==> flow/design.v <==
`timescale 1ns/10ps
module  SOBEL(clk,reset,busy,ready,iaddr,idata,cdata_rd,cdata_wr,caddr_rd,caddr_wr,cwr,crd,csel	);
	input clk,reset;
	input ready;
	input [7:0] idata;
	input [7:0] cdata_rd;
	output reg busy;
	output reg [16:0] iaddr;
	output reg [7:0] cdata_wr;
	output [15:0] caddr_rd;
	output reg [15:0] caddr_wr;
	output reg cwr;
	output crd;
	output reg [1:0] csel;
	assign caddr_rd = 16'd0;
	assign crd = 1'b0;
	localparam IDLE = 2'd0, READ = 2'd1, WRITE = 2'd2, DONE = 2'd3;
	reg [1:0] state;
	reg [3:0] count;
	reg [16:0] count_iaddr;    
	reg [16:0] w_count;        
	reg [71:0] pixel_value;    
	reg [7:0] sobel_x;
	wire [71:0] win = {idata, pixel_value[63:0]};
	wire [7:0] p0 = win[7:0],   p1 = win[15:8],  p2 = win[23:16];
	wire [7:0] p3 = win[31:24], p5 = win[47:40];
	wire [7:0] p6 = win[55:48], p7 = win[63:56], p8 = win[71:64];
	wire signed [11:0] gx = $signed({4'b0, p0}) + $signed({3'b0, p3, 1'b0}) + $signed({4'b0, p6})
	                      - $signed({3'b0, p5, 1'b0}) - $signed({4'b0, p2}) - $signed({4'b0, p8});
	wire signed [11:0] gy_r = $signed({4'b0, pixel_value[7:0]}) + $signed({3'b0, pixel_value[15:8], 1'b0}) + $signed({4'b0, pixel_value[23:16]})
	                        - $signed({3'b0, pixel_value[63:56], 1'b0}) - $signed({4'b0, pixel_value[55:48]}) - $signed({4'b0, pixel_value[71:64]});
	function [7:0] clamp(input signed [11:0] v);
		if (v > 255) clamp = 8'd255;
		else if (v < 0) clamp = 8'd0;
		else clamp = v[7:0];
	endfunction
	wire [8:0] temp_combine = sobel_x + cdata_wr + 9'd1;
	always @(posedge clk)
	begin
		if (reset) begin
			state <= IDLE;
			busy <= 1'b0;
			cwr <= 1'b0;
			csel <= 2'b00;
			count <= 4'd0;
			iaddr <= 17'd0;
			count_iaddr <= 17'd0;
			w_count <= 17'd0;
			caddr_wr <= 16'd0;
			cdata_wr <= 8'd0;
		end
		else begin
			case (state)
			IDLE: begin
				if (ready) begin
					busy <= 1'b1;
					state <= READ;
					count <= 4'd0;
					count_iaddr <= 17'd0;
					iaddr <= 17'd0;
					w_count <= 17'd0;
				end
			end
			READ: begin
				pixel_value[count*8 +: 8] <= idata;
				if (count == 4'd8) begin
					cwr <= 1'b1;
					csel <= 2'b01;
					cdata_wr <= clamp(gx);
					sobel_x <= clamp(gx);
					caddr_wr <= w_count[15:0];
					state <= WRITE;
				end
				else begin
					if (count == 4'd2 || count == 4'd5)
						iaddr <= iaddr + 17'd256;
					else
						iaddr <= iaddr + 17'd1;
					count <= count + 4'd1;
				end
			end
			WRITE: begin
				if (csel == 2'b01) begin
					csel <= 2'b10;
					cdata_wr <= clamp(gy_r);
				end
				else if (csel == 2'b10) begin
					csel <= 2'b11;
					cdata_wr <= temp_combine[8:1];
				end
				else begin
					cwr <= 1'b0;
					csel <= 2'b00;
					count <= 4'd0;
					w_count <= w_count + 17'd1;
					if (w_count == 17'd65535) begin
						busy <= 1'b0;
						state <= DONE;
					end
					else begin
						state <= READ;
						if (count_iaddr % 258 == 255) begin
							count_iaddr <= count_iaddr + 17'd3;
							iaddr <= count_iaddr + 17'd3;
						end
						else begin
							count_iaddr <= count_iaddr + 17'd1;
							iaddr <= count_iaddr + 17'd1;
						end
					end
				end
			end
			default: ;
			endcase
		end
	end
endmodule
Subject: tool reports on SOBEL

Hi,

* Reports on SOBEL *
Each step is given for the RTL above and for the edited RTL.
Lines under "original" count in the file above, lines under "edited" in the edited file.
"difference" is "edited" less "original", of the values as shown.
Operators: Yosys type, input widths -> output width; for muxes data width and select width s.
Library cell names are shortened.
Not given: -

set-up
  design top = SOBEL
  clock port = clk
  cell library = sky130hd
  timing corner = tt_025C_1v80

* Diff *
The edit as a unified diff against the file above.
This change comes from a script, not from a designer. The edited design behaves differently; no optimisation was intended.

begin of diff
@@ -38,17 +38,5 @@
 	always @(posedge clk)
 	begin
-		if (reset) begin
-			state <= IDLE;
-			busy <= 1'b0;
-			cwr <= 1'b0;
-			csel <= 2'b00;
-			count <= 4'd0;
-			iaddr <= 17'd0;
-			count_iaddr <= 17'd0;
-			w_count <= 17'd0;
-			caddr_wr <= 16'd0;
-			cdata_wr <= 8'd0;
-		end
-		else begin
+		begin
 			case (state)
 			IDLE: begin
end of diff

* Elaborated design *
Source: Yosys, flattened and elaborated, memories not mapped. Widths are those after wreduce. Registers that Yosys merges into a memory's read port (data or address) are not register bits. Print and check cells do not count. Equal cells are merged and count once.

operators by class
  what                           original  edited  difference
  muxes and demuxes              44        44      0
  shift-type cells               2         2       0
  $lt $le $gt $ge                4         4       0
  equality and inequality tests  17        17      0
  bitwise operators              4         3       -1
  reduce/logical cells           17        15      -2
  $add $sub $neg                 19        19      0
  div/mod/pow operators          1         1       0

operators with widths
  operator               original  edited  difference
  $reduce_and 2->1       3         2       -1
  $reduce_and 3->1       2         1       -1
  $not 1->1              1         0       -1
  $mux 17                9         9       0
  $mux 2                 8         8       0
  $mux 1                 7         7       0
  $mux 8                 7         7       0
  $ne 2x2->1 const B     7         7       0
  $mux 4                 4         4       0
  $reduce_and 5->1       4         4       0
  $sub 12x9->12          4         4       0
  $add 17x1->17 const B  3         3       0
  $add 10x8->11          2         2       0
  $add 8x9->10           2         2       0
  $eq 2x1->1 const B     2         2       0
  $eq 2x2->1 const B     2         2       0
  $gt 12x9->1 const B    2         2       0
  $lt 12x1->1 const B    2         2       0
  $pmux 1 s2             2         2       0
  $pmux 17 s2            2         2       0
  $reduce_and 4->1       2         2       0
  $reduce_bool 2->1      2         2       0
  $sub 11x9->12          2         2       0
  $add 17x2->17 const B  1         1       0
  $add 17x9->17 const B  1         1       0
  $add 4x1->4 const B    1         1       0
  $add 8x8->9            1         1       0
  $add 9x1->9 const B    1         1       0

The list need not be complete.

word-level totals
  what                             original  edited  difference
  register bits after elaboration  165       165     0
  cells after elaboration          120       117     -3
  output and inout bits            62        62      0
  bits of input ports              19        19      0

* Logic depth *
Longest topological path by Yosys (ltp), each cell counted once; first at word level (registers and memories cut), then after technology mapping (sequential cells cut; the memories' decode and read muxes count).

depth
  what                          original  edited  difference
  depth in word-level cells     10        10      0
  ABC_AREA                      0         0       -
  mapped depth                  42        39      -3
  depth with buffers taken out  37        35      -2

* Mapped cells and area *
Source: synth_stat.txt of the flow (Yosys; design flattened, memories mapped). It holds for the ABC_AREA given above (unset counts as 0); a run with the other value may have another netlist.

cell types
  type      original  edited  difference
  dfxtp_1   86        2       -84
  edfxtp_1  72        154     +82
  nor2_1    153       98      -55
  nand2_1   147       98      -49
  a21oi_1   92        47      -45
  xnor2_1   38        55      +17
  o21ai_0   67        55      -12
  o21a_1    5         17      +12
  o211ai_1  19        8       -11
  a22oi_1   10        0       -10
  inv_1     111       102     -9
  nand2b_1  17        8       -9
  a31oi_1   12        3       -9
  clkbuf_1  44        36      -8
  or3_1     16        9       -7
  buf_2     9         2       -7
  mux2i_1   12        6       -6
  a211o_1   7         1       -6

The list need not be complete.

synthesis totals
  what                             original  edited   difference
  buffer cells                     78        62       -16
  cells in the netlist             1416      1197     -219
  sequential area (µm²)            3883.7    4664.5   +780.8
  flip-flop cells                  158       156      -2
  cell area after synthesis (µm²)  12320.6   12195.4  -125.2

* Path before layout *
Source: OpenSTA report_checks on the synthesized netlist (no wires, ideal clock, input and output delay 20% of the period each), path of least setup slack; recovery checks are left aside. Register names are those of the netlist, which keeps one name where synthesis merged equal registers.

timing path post-synthesis
  what                               original                 edited                    difference
  kind                               flip-flop to flip-flop   flip-flop to flip-flop    -
  from                               register count_iaddr[9]  register count_iaddr[12]  -
  to                                 register iaddr[14]       register iaddr[15]        -
  stages on the path                 37                       39                        +2
  period (ns)                        9.6                      9.6                       0.0
  launch time at the first pin (ns)  0.000                    0.000                     0.000
  slack (ns)                         0.907                    1.092                     +0.185
  buffers on the path                1                        4                         +3
  arrival (ns)                       8.623                    8.239                     -0.384
  path delay (ns)                    8.694                    8.508                     -0.186
  setup time (ns)                    0.071                    0.269                     +0.198
  required time (ns)                 9.529                    9.331                     -0.198
  synthesis period reached (ns)      8.693                    8.508                     -0.185

"path delay" is the arrival time less input delay plus setup time.
"stages on the path" counts driving pins, that of a launching flip-flop among them; a cell with two outputs on the path counts twice.
"synthesis period reached" = period - worst setup slack (recovery checks aside). The figure is calculated, with input and output delays left at 20% of the set period.
Between the ends stands the longest chain of elaborated cells between them, by number of cells; it is not shown to be the way that was timed. Of several equally long chains one is given.
A line is the first line of the expression or statement that the cell stems from. Yosys adds cells for indexed reads and writes and turns some case tables into memories.
A register here has more assigning lines than the two given.

on the way, post-synthesis, original
  cells stage by stage = dfxtp_1 > or4b_1 > buf_2 > or4_4 > nand2_1 > or3_4 > o31ai_2 > a211o_1 > nor4_2 > o311ai_2 > nor3_1 > o2111ai_1 > a2111oi_2 > o21a_1 > mux2i_1 > nand3_1 > a21oi_2 > o2111a_1 > nand4_4 > and3_4 > nor2_1 > ha_1 > inv_1 > nand2_1 > mux2i_1 > a311oi_1 > o2111a_1 > nand4_1 > o21bai_1 > a2111o_1 > fa_1 > nor2_1 > nand3_1 > or3_1 > a21oi_1 > o21ai_0 > a21oi_1
  length of the longest elaborated chain = 7
  elaborated cells on any way between the ends = 9
  those cells by class = add/sub (2); div (1); eq/ne (1); mux (5)

ends and longest elaborated chain, post-synthesis, original
  what             RTL line  RTL
  start, declared  20        reg [16:0] count_iaddr;
  start, assigned  103       count_iaddr <= count_iaddr + 17'd3;
  start, assigned  107       count_iaddr <= count_iaddr + 17'd1;
  $mod 17x9->32    102       if (count_iaddr % 258 == 255) begin
  $eq 32x8->1      102
  $mux 17          102
  $mux 17          96        if (w_count == 17'd65535) begin
  $mux 17          87        else if (csel == 2'b10) begin
  $mux 17          83        if (csel == 2'b01) begin
  $pmux 17 s3      53        case (state)
  end, assigned    76        iaddr <= iaddr + 17'd256;
  end, assigned    78        iaddr <= iaddr + 17'd1;
  end, declared    8         output reg [16:0] iaddr;

on the way, post-synthesis, edited
  cells stage by stage = edfxtp_1 > buf_6 > or3_4 > or3_4 > or4_1 > and2_4 > o21a_1 > buf_4 > a221o_1 > o21a_2 > nand3_4 > mux2_4 > and2_1 > buf_6 > o31ai_2 > nand4b_2 > o211a_1 > or3_1 > [3 not listed] > xnor2_2 > a21o_4 > xnor2_4 > ha_1 > and4b_1 > o31ai_1 > nand4b_1 > a31oi_1 > a21boi_0 > nor4_1 > ha_1 > a21oi_1 > nor3_1 > nor2b_1 > and2_1 > xor2_1 > nand2_1 > o21ai_0
  length of the longest elaborated chain = 7
  elaborated cells on any way between the ends = 9
  those cells by class = add/sub (2); div (1); eq/ne (1); mux (5)

ends and longest elaborated chain, post-synthesis, edited
  what             RTL line  RTL
  start, declared  20        reg [16:0] count_iaddr;
  start, assigned  91        count_iaddr <= count_iaddr + 17'd3;
  start, assigned  95        count_iaddr <= count_iaddr + 17'd1;
  $mod 17x9->32    90        if (count_iaddr % 258 == 255) begin
  $eq 32x8->1      90
  $mux 17          90
  $mux 17          84        if (w_count == 17'd65535) begin
  $mux 17          75        else if (csel == 2'b10) begin
  $mux 17          71        if (csel == 2'b01) begin
  $pmux 17 s3      41        case (state)
  end, assigned    64        iaddr <= iaddr + 17'd256;
  end, assigned    66        iaddr <= iaddr + 17'd1;
  end, declared    8         output reg [16:0] iaddr;

* Path in the finished layout *
From the final timing report of the runs of set A: the path of least setup slack in the routed layout; clock arrival at registers is part of the times.

timing path post-layout
  what                               original                  edited                    difference
  kind                               flip-flop to flip-flop    flip-flop to flip-flop    -
  from                               register count_iaddr[13]  register count_iaddr[11]  -
  to                                 register iaddr[14]        register iaddr[11]        -
  slack (ns)                         0.45                      0.51                      +0.06
  launch time at the first pin (ns)  0.44                      0.43                      -0.01
  period (ns)                        9.6                       9.6                       0.0
  setup time (ns)                    0.07                      0.29                      +0.22
  stages on the path                 40                        36                        -4
  required time (ns)                 9.97                      9.73                      -0.24
  arrival (ns)                       9.52                      9.22                      -0.30
  buffers on the path                4                         3                         -1

Between the ends stands the longest chain of elaborated cells between them, by number of cells; it is not shown to be the way that was timed. Of several equally long chains one is given.
A register here has more assigning lines than the two given.

on the way, post-layout, original
  cells stage by stage = dfxtp_1 > or4_4 > nor4_4 > buf_4 > nor2_1 > or3_4 > a2111oi_4 > a211oi_4 > buf_4 > a2111oi_4 > buf_4 > o2111ai_2 > o21ai_2 > a21oi_1 > nor2b_4 > or4_4 > a221o_1 > or3_4 > [4 not listed] > nor2_2 > ha_2 > inv_1 > nand2_1 > mux2i_1 > a311oi_1 > o2111a_1 > nand4_1 > o21bai_1 > a2111o_1 > fa_1 > nor2_1 > buf_4 > nand3_1 > or3_1 > a21oi_2 > o21ai_0 > a21oi_1
  length of the longest elaborated chain = 7
  elaborated cells on any way between the ends = 9
  those cells by class = add/sub (2); div (1); eq/ne (1); mux (5)

ends and longest elaborated chain, post-layout, original
  what             RTL line  RTL
  start, declared  20        reg [16:0] count_iaddr;
  start, assigned  103       count_iaddr <= count_iaddr + 17'd3;
  start, assigned  107       count_iaddr <= count_iaddr + 17'd1;
  $mod 17x9->32    102       if (count_iaddr % 258 == 255) begin
  $eq 32x8->1      102
  $mux 17          102
  $mux 17          96        if (w_count == 17'd65535) begin
  $mux 17          87        else if (csel == 2'b10) begin
  $mux 17          83        if (csel == 2'b01) begin
  $pmux 17 s3      53        case (state)
  end, assigned    76        iaddr <= iaddr + 17'd256;
  end, assigned    78        iaddr <= iaddr + 17'd1;
  end, declared    8         output reg [16:0] iaddr;

on the way, post-layout, edited
  cells stage by stage = edfxtp_1 > or3_4 > or3_4 > or4_1 > and2_4 > o21a_2 > o31a_1 > a221oi_1 > nor2_1 > a21oi_1 > nor3_1 > a2111oi_4 > nand4b_2 > o211a_1 > or3_1 > or4_4 > o21ai_0 > a21o_4 > xnor2_4 > ha_1 > nor3_1 > o31ai_1 > nand4b_1 > a31oi_1 > a21boi_0 > nor4_1 > buf_4 > ha_1 > a21oi_1 > nor3_1 > buf_4 > nor2b_1 > buf_4 > xor2_1 > nand2_1 > o21ai_0
  length of the longest elaborated chain = 7
  elaborated cells on any way between the ends = 9
  those cells by class = add/sub (2); div (1); eq/ne (1); mux (5)

ends and longest elaborated chain, post-layout, edited
  what             RTL line  RTL
  start, declared  20        reg [16:0] count_iaddr;
  start, assigned  91        count_iaddr <= count_iaddr + 17'd3;
  start, assigned  95        count_iaddr <= count_iaddr + 17'd1;
  $mod 17x9->32    90        if (count_iaddr % 258 == 255) begin
  $eq 32x8->1      90
  $mux 17          90
  $mux 17          84        if (w_count == 17'd65535) begin
  $mux 17          75        else if (csel == 2'b10) begin
  $mux 17          71        if (csel == 2'b01) begin
  $pmux 17 s3      41        case (state)
  end, assigned    64        iaddr <= iaddr + 17'd256;
  end, assigned    66        iaddr <= iaddr + 17'd1;
  end, declared    8         output reg [16:0] iaddr;

* Measured runs *
Both versions went through the flow (Yosys, OpenROAD) with the same settings in each pair. Constraints: input delay and output delay 20% of the set period each, output load 0.01 pF.

settings, set A
  period_ns = 9.6
  CAP_MARGIN = 20
  CORE_MARGIN = 2
  CORE_UTILIZATION = 40
  SLEW_MARGIN = 20

results, set A
  what                                     original  edited   difference
  final worst hold slack (ns)              0.456     0.467    +0.011
  area inside the die boundary (µm²)       32222.0   31901.5  -320.5
  achieved clock period (ns)               9.153     9.087    -0.066
  chip area after synthesis (Yosys) (µm²)  12320.6   12195.4  -125.2
  worst setup slack after layout (ns)      0.447     0.513    +0.066
  total power of the final layout (µW)     1866      1416     -450
  utilization after routing                0.472     0.47     -0.002
  std-cell area (final layout) (µm²)       14352.5   14009.7  -342.8

settings, set B
  CAP_MARGIN = 40
  CELL_PAD_IN_SITES_DETAIL_PLACEMENT = 1
  CORE_ASPECT_RATIO = 0.53
  CORE_UTILIZATION = 43
  CTS_CLUSTER_DIAMETER = 59
  CTS_CLUSTER_SIZE = 16
  GPL_ROUTABILITY_DRIVEN = 0
  MIN_ROUTING_LAYER = met1
  PLACE_DENSITY_LB_ADDON = 0.14
  TNS_END_PERCENT = 5
  period_ns = 5.23
  CORE_MARGIN = 2
  SLEW_MARGIN = 20

results, set B
  what                                     original  edited   difference
  final worst hold slack (ns)              0.462     0.517    +0.055
  area inside the die boundary (µm²)       30091.2   29793.3  -297.9
  achieved clock period (ns)               9.310     8.962    -0.348
  chip area after synthesis (Yosys) (µm²)  12320.6   12195.4  -125.2
  worst setup slack after layout (ns)      -4.080    -3.732   +0.348
  total power of the final layout (µW)     3624      2777     -847
  utilization after routing                0.58      0.6      +0.02
  std-cell area (final layout) (µm²)       16468.3   16578.4  +110.1

"achieved clock period" means the clock period less the worst setup slack. The figure is calculated, with input and output delays left at 20% of the set period.
"total power of the final layout": no workload was simulated; the value follows from the tool's default switching activity.

Regards
